==> flow/design.v <==
`timescale 1ns / 1ps
module decode(instr,opcode,rd_index,rs_index,rt_index,constant,shamt,address);
input [15:0] instr;
output [3:0] opcode;
output [2:0] rd_index,rs_index,rt_index,shamt;
output [5:0] constant;
output [8:0] address;
assign opcode   = instr[15:12];
assign rd_index = instr[11:9];
assign rs_index = instr[8:6];
assign rt_index = instr[5:3];
assign shamt    = instr[2:0];
assign constant = instr[5:0];
assign address  = instr[11:3];
endmodule
`timescale 1ns / 1ps
module control_unit(instr,opcode,rd_index,rs_index,rt_index,shamt,constant,address);
input [15:0] instr;
output  [3:0] opcode;
output  [2:0] rd_index,rs_index,rt_index,shamt;
output [5:0] constant;
output [8:0] address;
decode call(instr,opcode,rd_index,rs_index,rt_index,constant,shamt,address);
endmodule
`timescale 1ns / 1ps
module ALU(clk,reset,op_code,rd,rs,rt,rd_store,shamt,constant,hi,lo);
input clk,reset;
input [3:0] op_code;                   				  
input [15:0]rs,rt;  								        	  
input [15:0]rd_store;                                
input [5:0] constant;										  
input [2:0] shamt;                				        
reg [31:0] TEMP;                                      
wire [15:0] mem_addr;
output reg[15:0] rd;  							            
output reg[15:0] hi,lo;                             
reg [15:0] RAM [0:7];
assign mem_addr = rs + constant;
always @ (*)
	begin
		TEMP = rs * rt;  
		if(op_code== 0)					 
			begin                    
			rd = rs + rt; 
			end
		else if (op_code==1)				 
			begin               
			rd = rs << shamt;
			end
		else if (op_code==2)				 
			begin           
			rd = rs >> shamt; 
			end
		else if (op_code==4) 			 
			begin           
			rd = lo; 
			end
		else if (op_code==5) 			 
			begin           
			rd = hi;   
			end
		else if (op_code==6) 			 
			begin           
			rd = rs | rt; 
			end
		else if (op_code==7) 			 
			begin 
			rd = rs & rt; 
			end
		else if (op_code==8) 			 
			begin 
			rd = rs + constant; 
			end
		else if (op_code==9) 			 
			begin          
			rd = constant; 
			end         
		else if (op_code==10) 			 
			begin             
			rd = (mem_addr < 8) ? RAM [mem_addr[2:0]] : 16'd0;  
			end
		else   							 
			begin 
			rd = 0; 
			end
	end
always @ (posedge clk, posedge reset)
	begin
	if (reset)
		begin
		hi <= 0;
		lo <= 0;
		RAM[0] <= 16'b 0000000000000001;
		RAM[1] <= 16'b 0000000000000101;                      
		RAM[2] <= 16'b 0000000000000000;
		RAM[3] <= 16'b 0000000000000000;
		RAM[4] <= 16'b 0000000000000011;
		RAM[5] <= 16'b 0000000000000001;
		RAM[6] <= 16'b 0000000000000001;
		RAM[7] <= 16'b 0000000000000001;
		end
	else
		begin
		if (op_code == 3)
			begin
			hi <= TEMP[31:16];     			  
			lo <= TEMP[15:0];					 
			end
		if (op_code == 11 && mem_addr < 8)
			RAM[mem_addr[2:0]] <= rd_store;
		end
	end
endmodule
`timescale 1ns / 1ps
module data_path(clk,reset,op_code,rd_index,rs_index,rt_index,shamt,constant,rd_value,rs_value,rt_value,low,high,SR);
input clk,reset;
input [3:0] op_code;
input [2:0] rd_index, rs_index, rt_index, shamt;
input [5:0] constant;
output [15:0] rd_value;
output reg [15:0] rs_value,rt_value;
output [15:0] low,high;
output reg [15:0] SR;	
wire [15:0] hi,lo;
reg [3:0] flags;
reg wr_en;
reg [15:0] regfile[0:7];
always@(*)
	begin
     if (op_code>=0 && op_code<=7)		 
			begin
			rs_value=regfile[rs_index];
			rt_value=regfile[rt_index];
			end
    else if (op_code>=8 && op_code<=11)  
			begin
			rs_value=regfile[rs_index]; 
			rt_value=0;
			end
    else 
			begin 								 
			rs_value=0;
			rt_value=0; 
			end
	end
always @(*)
	begin	
	flags = 4'b0000;
	if(rs_value==rt_value)
			flags[3]=1;                                	    
	else if(rs_value<rt_value)
			flags[2]=1;                           		   	 
	else if(rs_value[15]==1 && rt_value[15]==1)
			flags[0]=1;                          			   
	else if(rs_value[15]==0 && rt_value[15]==0)
			flags[0]=1;                                 	  
	else if(rs_value[15:0] || rt_value[15:0])
			flags[1]=1;                          			  
	end
always @(*)
	begin
	wr_en = !(op_code == 3 || op_code >= 11);
	end
always @(posedge clk, posedge reset)
	begin
	if (reset)
		begin
		regfile[0] <= 7;
		regfile[1] <= 6;
		regfile[2] <= 5;
		regfile[3] <= 4;
		regfile[4] <= 3;
		regfile[5] <= 2;
		regfile[6] <= 1;
		regfile[7] <= 0;
		SR <= 16'b0000000000000000;
		end
	else
		begin
		if (wr_en)
			regfile[rd_index] <= rd_value;
		SR <= {12'b000000000000, flags};
		end
	end
assign low = lo;
assign high = hi;
ALU call(clk,reset,op_code,rd_value,rs_value,rt_value,regfile[rd_index],shamt,constant,hi,lo);
endmodule
`timescale 1ns / 1ps
module processor(clk,reset,instr,PC,opcode,rd_index,rs_index,rt_index,shamt,constant,address,rd_value,rs_value,rt_value,low_out,high_out,SR);
input clk,reset;
input [15:0] instr;							 
reg [7:0] pc;
output [7:0] PC;
output [3:0] opcode;
output [2:0] rd_index, rs_index, rt_index, shamt;
output [5:0] constant;
output [8:0] address;
output [15:0] rd_value,rs_value,rt_value,low_out,high_out,SR;
always @ (posedge clk,posedge reset)
begin
	if(reset==1)
		begin
		pc<=0;
		end
	else if (pc>14)								 
		begin
		pc <= 0;
		end
	else if(opcode>=12 && opcode<=14) 		 
		begin
		pc <= pc + address; 
		end
	else 
		begin
		pc <= pc + 1; 								 
		end
end
assign PC = pc;
wire [3:0] opcode;
wire [2:0] rd_index,rs_index,rt_index,shamt;
wire [5:0] constant;
wire [8:0] address;
control_unit cal1(instr,opcode,rd_index,rs_index,rt_index,shamt,constant,address);
data_path cal2(clk,reset,opcode,rd_index,rs_index,rt_index,shamt,constant,rd_value,rs_value,rt_value,low_out,high_out,SR);
endmodule 
Appendix: tool output

* From RTL to reports: processor
Module processor before and after one edit of its RTL, step after step.
Lines under "before" count in the file above, lines under "after" in the edited file.
"difference": "after" minus "before" as printed here.
Operators: Yosys type, input widths -> output width; for muxes data width and select width s.
Library cell names are shortened.
A cell with -- has no value.
- Top module :: processor
- Clock port :: clk
- Library :: sky130hd
- Corner :: tt_025C_1v80

* Edit of the RTL
The edit as a unified diff against the file above.
This change comes from a script, not from a designer. The edited design behaves differently; no optimisation was intended.
#+begin_src diff
@@ -4,5 +4,5 @@
 output [3:0] opcode;
 output [2:0] rd_index,rs_index,rt_index,shamt;
-output [5:0] constant;
+output [4:0] constant;
 output [8:0] address;
 assign opcode   = instr[15:12];
#+end_src

* Word level
Source: Yosys, flattened and elaborated. Widths are those after wreduce. Registers that Yosys merges into a memory's read port (data or address) are not register bits. Print and check cells do not count. Equal cells are merged and count once.
** Bit counts
- cells after elaboration :: before 140, after 140, difference 0
- input bits :: before 18, after 18, difference 0
- bits in registers :: before 300, after 300, difference 0
- output and inout port bits :: before 135, after 135, difference 0
** Operators by class
- reductions and logical operators :: before 29, after 29, difference 0
- shift operators :: before 2, after 2, difference 0
- $add $sub $neg :: before 4, after 4, difference 0
- $lt $le $gt $ge :: before 10, after 10, difference 0
- multiply operators :: before 1, after 1, difference 0
- bitwise logic cells :: before 5, after 5, difference 0
- equal/unequal tests :: before 40, after 40, difference 0
- muxes and demuxes :: before 29, after 29, difference 0
** Operators with widths
- $add 16x6->16 :: before 1, after 0, difference -1
- $add 16x5->16 :: before 0, after 1, difference +1
Unchanged operator kinds not shown: 36.

* Depth
Depth = most cells in a row (Yosys ltp): at word level without a register or memory, in the mapped netlist without a sequential cell, where the memories' decode and read muxes count.
** Depth
- word-level depth :: before 18, after 18, difference 0
- ABC_AREA :: before 0, after 0
- gate-level depth with buffers :: before 33, after 33, difference 0

* Synthesis result
Yosys stat after the flow's synthesis: flattened, memories mapped to cells. It holds for the ABC_AREA given above (unset counts as 0); a run with the other value may have another netlist.
** Cell types
- mux2_2 :: before 282, after 75, difference -207
- nand2_1 :: before 295, after 480, difference +185
- o21ai_0 :: before 118, after 283, difference +165
- a31oi_1 :: before 18, after 48, difference +30
- o22ai_1 :: before 33, after 52, difference +19
- nand4_1 :: before 8, after 26, difference +18
- clkbuf_1 :: before 125, after 142, difference +17
- a22oi_1 :: before 26, after 12, difference -14
- nor2_1 :: before 270, after 258, difference -12
- o221ai_1 :: before 6, after 17, difference +11
- o21ai_1 :: before 4, after 15, difference +11
- mux2_4 :: before 10, after 0, difference -10
- o22a_1 :: before 9, after 0, difference -9
- xnor2_1 :: before 32, after 40, difference +8
- and3_1 :: before 9, after 17, difference +8
- and2_1 :: before 6, after 14, difference +8
- mux2i_1 :: before 75, after 82, difference +7
- nor3_1 :: before 46, after 39, difference -7
Unchanged cell types not shown: 13.
Not every row of either side is listed.
** Synthesis totals
- cells in the netlist :: before 2970, after 3205, difference +235
- sequential area (mm²) :: before 0.0075322, after 0.0075322, difference 0.0000000
- cell area after synthesis (mm²) :: before 0.0283509, after 0.0282321, difference -0.0001188
- flip-flop cells :: before 300, after 300, difference 0
By module: a second synthesis without flattening, with its own total; a netlist apart from the flattened one above.
** Unflattened totals
- cell total of the unflattened synthesis :: before 3059, after 3060, difference +1
- area (unflattened synthesis) (mm²) :: before 0.0288865, after 0.0288902, difference +0.0000037
Rows give one instance, submodules left out.
** By module, before
- ALU :: area 0.019077 mm², cells 2097, instances 1
- data_path :: area 0.0089699 mm², cells 868, instances 1
- processor :: area 0.0006068 mm², cells 63, instances 1
- decode :: area 0.0002327 mm², cells 31, instances 1
- control_unit :: area 0 mm², cells 0, instances 1
** By module, after
- ALU :: area 0.019077 mm², cells 2097, instances 1
- data_path :: area 0.0089699 mm², cells 868, instances 1
- processor :: area 0.0006068 mm², cells 63, instances 1
- decode :: area 0.0002252 mm², cells 30, instances 1
- control_unit :: area 0.0000113 mm², cells 2, instances 1

* Timing after synthesis
Path of least setup slack by OpenSTA after synthesis, without wires, with an ideal clock, recovery checks aside; 20% of the period is set as input and as output delay. Where synthesis merged equal registers, the netlist keeps one of their names.
** Timing path post-synthesis
- kind :: before input -> register, after input -> register
- from :: before input port instr[3], after input port instr[3]
- to :: before register cal2.call.hi[13], after register cal2.call.hi[14]
- driving pins on the path :: before 29, after 31, difference +2
- path buffers :: before 4, after 4, difference 0
- required time (ps) :: before 8366, after 8363, difference -3
- setup slack (ps) :: before -1164, after -924, difference +240
- input delay (ps) :: before 1700, after 1700, difference 0
- period (ps) :: before 8500, after 8500, difference 0
- arrival time (ps) :: before 9531, after 9286, difference -245
- delay of the path (ps) :: before 7965, after 7723, difference -242
- synthesis period reached (ps) :: before 9664, after 9424, difference -240
"delay of the path" is the arrival time less input delay plus setup time.
"driving pins on the path" counts driving pins, that of a launching flip-flop among them; a cell with two outputs on the path counts twice.
"synthesis period reached" is the clock period less the worst setup slack; recovery checks do not enter. This is arithmetic on one report: input and output delays are still those of the set period (20% each).
Between the ends stands the longest chain of elaborated cells between them, by number of cells; it is not shown to be the way that was timed. Of several equally long chains one is given.
A line is the first line of the expression or statement that the cell stems from. Yosys adds cells for indexed reads and writes and turns some case tables into memories.
On the way, post-synthesis, before:
- Path through :: clkbuf_1 buf_1 buf_1 mux2i_1 a211oi_1 a21oi_1 nor3_1 inv_1 clkbuf_1 nor2_1 fa_1 inv_1 fa_1 fa_1 fa_1 fa_1 fa_1 inv_1 ha_1 a21o_1 a21oi_1 o21ai_0 o31ai_1 a21o_1 a21boi_0 a311oi_1 o21ai_0 xnor2_1 o21ai_0
- Length of the longest elaborated chain :: 4
- Elaborated cells on any way between the ends :: 11
- Source lines of those cells :: 3
** Ends and longest elaborated chain, post-synthesis, before
- start, declared :: RTL line 192 : input [15:0] instr;
- $eq 3x3->1 :: RTL line 133 : rt_value=regfile[rt_index];
- $pmux 16 s8 :: RTL line 133
- $mux 16 :: RTL line 130 : if (op_code>=0 && op_code<=7)
- $mul 16x16->32 :: RTL line 41 : TEMP = rs * rt;
- end, assigned :: RTL line 91 : hi <= 0;
- end, assigned :: RTL line 106 : hi <= TEMP[31:16];
- end, declared :: RTL line 36 : output reg[15:0] hi,lo;
On the way, post-synthesis, after:
- Path through :: clkbuf_1 buf_1 inv_1 clkbuf_1 nand2_1 o22ai_1 nor2_1 a21oi_1 a211oi_1 inv_1 clkbuf_1 nor2_1 fa_1 inv_1 fa_1 fa_1 fa_1 fa_1 fa_1 inv_1 ha_1 a21o_1 or4_1 o21ai_0 a21oi_1 a31oi_1 o21ai_0 nor2b_1 o41ai_1 xor2_1 o21ai_0
- Length of the longest elaborated chain :: 4
- Elaborated cells on any way between the ends :: 11
- Source lines of those cells :: 3
** Ends and longest elaborated chain, post-synthesis, after
- start, declared :: RTL line 192 : input [15:0] instr;
- $eq 3x3->1 :: RTL line 133 : rt_value=regfile[rt_index];
- $pmux 16 s8 :: RTL line 133
- $mux 16 :: RTL line 130 : if (op_code>=0 && op_code<=7)
- $mul 16x16->32 :: RTL line 41 : TEMP = rs * rt;
- end, assigned :: RTL line 91 : hi <= 0;
- end, assigned :: RTL line 106 : hi <= TEMP[31:16];
- end, declared :: RTL line 36 : output reg[15:0] hi,lo;

* Worst path after layout
From the final timing report of each run of pair 1: the path of least setup slack in the routed layout; clock arrival at registers is part of the times.
The path's times are printed in steps of 10 ps; the period is the one set.
** Timing path post-layout
- kind :: before input -> output, after input -> output
- from :: before input port instr[6], after input port instr[3]
- to :: before output port rd_value[13], after output port rd_value[15]
- input delay (ps) :: before 1680, after 1680, difference 0
- driving pins on the path :: before 22, after 24, difference +2
- setup slack (ps) :: before 110, after 130, difference +20
- required time (ps) :: before 6740, after 6740, difference 0
- period (ps) :: before 8420, after 8420, difference 0
- arrival time (ps) :: before 6620, after 6600, difference -20
- path buffers :: before 8, after 10, difference +2
Between the ends stands the longest chain of elaborated cells between them, by number of cells; it is not shown to be the way that was timed. Of several equally long chains one is given.
On the way, post-layout, before:
- Path through :: clkbuf_4 buf_12 buf_6 or4bb_1 nand4_1 o221a_4 inv_2 buf_4 fa_2 nor2b_2 o31a_1 o21ai_1 a21o_1 or4_1 o211ai_1 and4_1 buf_4 buf_4 o2111ai_4 o311ai_4 buf_6 clkdlybuf4s50_1
- Length of the longest elaborated chain :: 18
- Elaborated cells on any way between the ends :: 38
** Ends and longest elaborated chain, post-layout, before
- start, declared :: RTL line 192 : input [15:0] instr;
- $eq 3x3->1 :: RTL line 137 : rs_value=regfile[rs_index];
- $pmux 16 s8 :: RTL line 137
- $mux 16 :: RTL line 135 : else if (op_code>=8 && op_code<=11)
- $mux 16 :: RTL line 130 : if (op_code>=0 && op_code<=7)
- $add 16x6->16 :: RTL line 38 : assign mem_addr = rs + constant;
- $eq 3x3->1 :: RTL line 80 : rd = (mem_addr < 8) ? RAM [mem_addr[2:0]] : 16'd0;
- $pmux 16 s8 :: RTL line 80
- [... 4 more ...]
- $mux 16 :: RTL line 66 : else if (op_code==7)
- $mux 16 :: RTL line 62 : else if (op_code==6)
- $mux 16 :: RTL line 58 : else if (op_code==5)
- $mux 16 :: RTL line 54 : else if (op_code==4)
- $mux 16 :: RTL line 50 : else if (op_code==2)
- $mux 16 :: RTL line 46 : else if (op_code==1)
- $mux 16 :: RTL line 42 : if(op_code== 0)
- end, declared :: RTL line 199 : output [15:0] rd_value,rs_value,rt_value,low_out,high_out,SR;
On the way, post-layout, after:
- Path through :: buf_2 buf_12 clkinvlp_4 buf_4 a221o_1 a21oi_1 nor3_2 buf_4 buf_4 inv_1 buf_4 ha_1 a221oi_1 o41ai_1 buf_4 o21ai_2 o31ai_1 o21ai_0 buf_4 mux2i_1 buf_4 o2111a_1 nor2_1 clkdlybuf4s50_1
- Length of the longest elaborated chain :: 13
- Elaborated cells on any way between the ends :: 26
** Ends and longest elaborated chain, post-layout, after
- start, declared :: RTL line 192 : input [15:0] instr;
- $add 16x5->16 :: RTL line 38 : assign mem_addr = rs + constant;
- $lt 16x4->1 :: RTL line 80 : rd = (mem_addr < 8) ? RAM [mem_addr[2:0]] : 16'd0;
- $mux 16 :: RTL line 80
- $mux 16 :: RTL line 78 : else if (op_code==10)
- $mux 16 :: RTL line 74 : else if (op_code==9)
- $mux 16 :: RTL line 70 : else if (op_code==8)
- $mux 16 :: RTL line 66 : else if (op_code==7)
- $mux 16 :: RTL line 62 : else if (op_code==6)
- $mux 16 :: RTL line 58 : else if (op_code==5)
- $mux 16 :: RTL line 54 : else if (op_code==4)
- $mux 16 :: RTL line 50 : else if (op_code==2)
- $mux 16 :: RTL line 46 : else if (op_code==1)
- $mux 16 :: RTL line 42 : if(op_code== 0)
- end, declared :: RTL line 199 : output [15:0] rd_value,rs_value,rt_value,low_out,high_out,SR;

* Flow runs
Runs of the flow (Yosys, OpenROAD) on both versions; the two runs of a pair have the same settings. The constraints put input and output delay at 20% of the set period each and load the outputs with 0.01 pF.
Flow settings, pair 1:
- CORE_UTILIZATION :: 40
- period_ns :: 8.42
- CAP_MARGIN :: 20
- CORE_MARGIN :: 2
- SLEW_MARGIN :: 20
** Measured results, pair 1
- power consumption (mW) :: before 6.973, after 7.669, difference +0.696
- post-route utilization :: before 0.512, after 0.506, difference -0.006
- synthesized cell area (mm²) :: before 0.0283509, after 0.0282321, difference -0.0001188
- period reached (ps) :: before 8306, after 8289, difference -17
- post-route setup TNS (ps) :: before 0, after 0, difference 0
- standard-cell area after layout (mm²) :: before 0.0359169, after 0.0353564, difference -0.0005605
- setup slack of the worst path (ps) :: before 114, after 131, difference +17
- lowest hold slack (ps) :: before 500, after 470, difference -30
- total die area (mm²) :: before 0.0730243, after 0.0727219, difference -0.0003024
Flow settings, pair 2:
- ABC_AREA :: 0
- CAP_MARGIN :: 5
- CELL_PAD_IN_SITES_DETAIL_PLACEMENT :: 0
- CELL_PAD_IN_SITES_GLOBAL_PLACEMENT :: 1
- CORE_UTILIZATION :: 27
- CTS_CLUSTER_DIAMETER :: 202
- GPL_TIMING_DRIVEN :: 1
- PLACE_DENSITY_LB_ADDON :: 0.19
- period_ns :: 8.13
- CORE_MARGIN :: 2
- SLEW_MARGIN :: 20
** Measured results, pair 2
- power consumption (mW) :: before 7.695, after 8.565, difference +0.870
- post-route utilization :: before 0.364, after 0.364, difference 0.000
- synthesized cell area (mm²) :: before 0.0283509, after 0.0282321, difference -0.0001188
- period reached (ps) :: before 7998, after 8005, difference +7
- post-route setup TNS (ps) :: before 0, after 0, difference 0
- standard-cell area after layout (mm²) :: before 0.037795, after 0.0377249, difference -0.0000701
- setup slack of the worst path (ps) :: before 132, after 125, difference -7
- lowest hold slack (ps) :: before 494, after 473, difference -21
- total die area (mm²) :: before 0.10761, after 0.107165, difference -0.000445
"period reached" means the clock period less the worst setup slack. The figure is calculated, with input and output delays left at 20% of the set period.
"power consumption" is the tool's figure for a default switching activity; nothing was simulated.
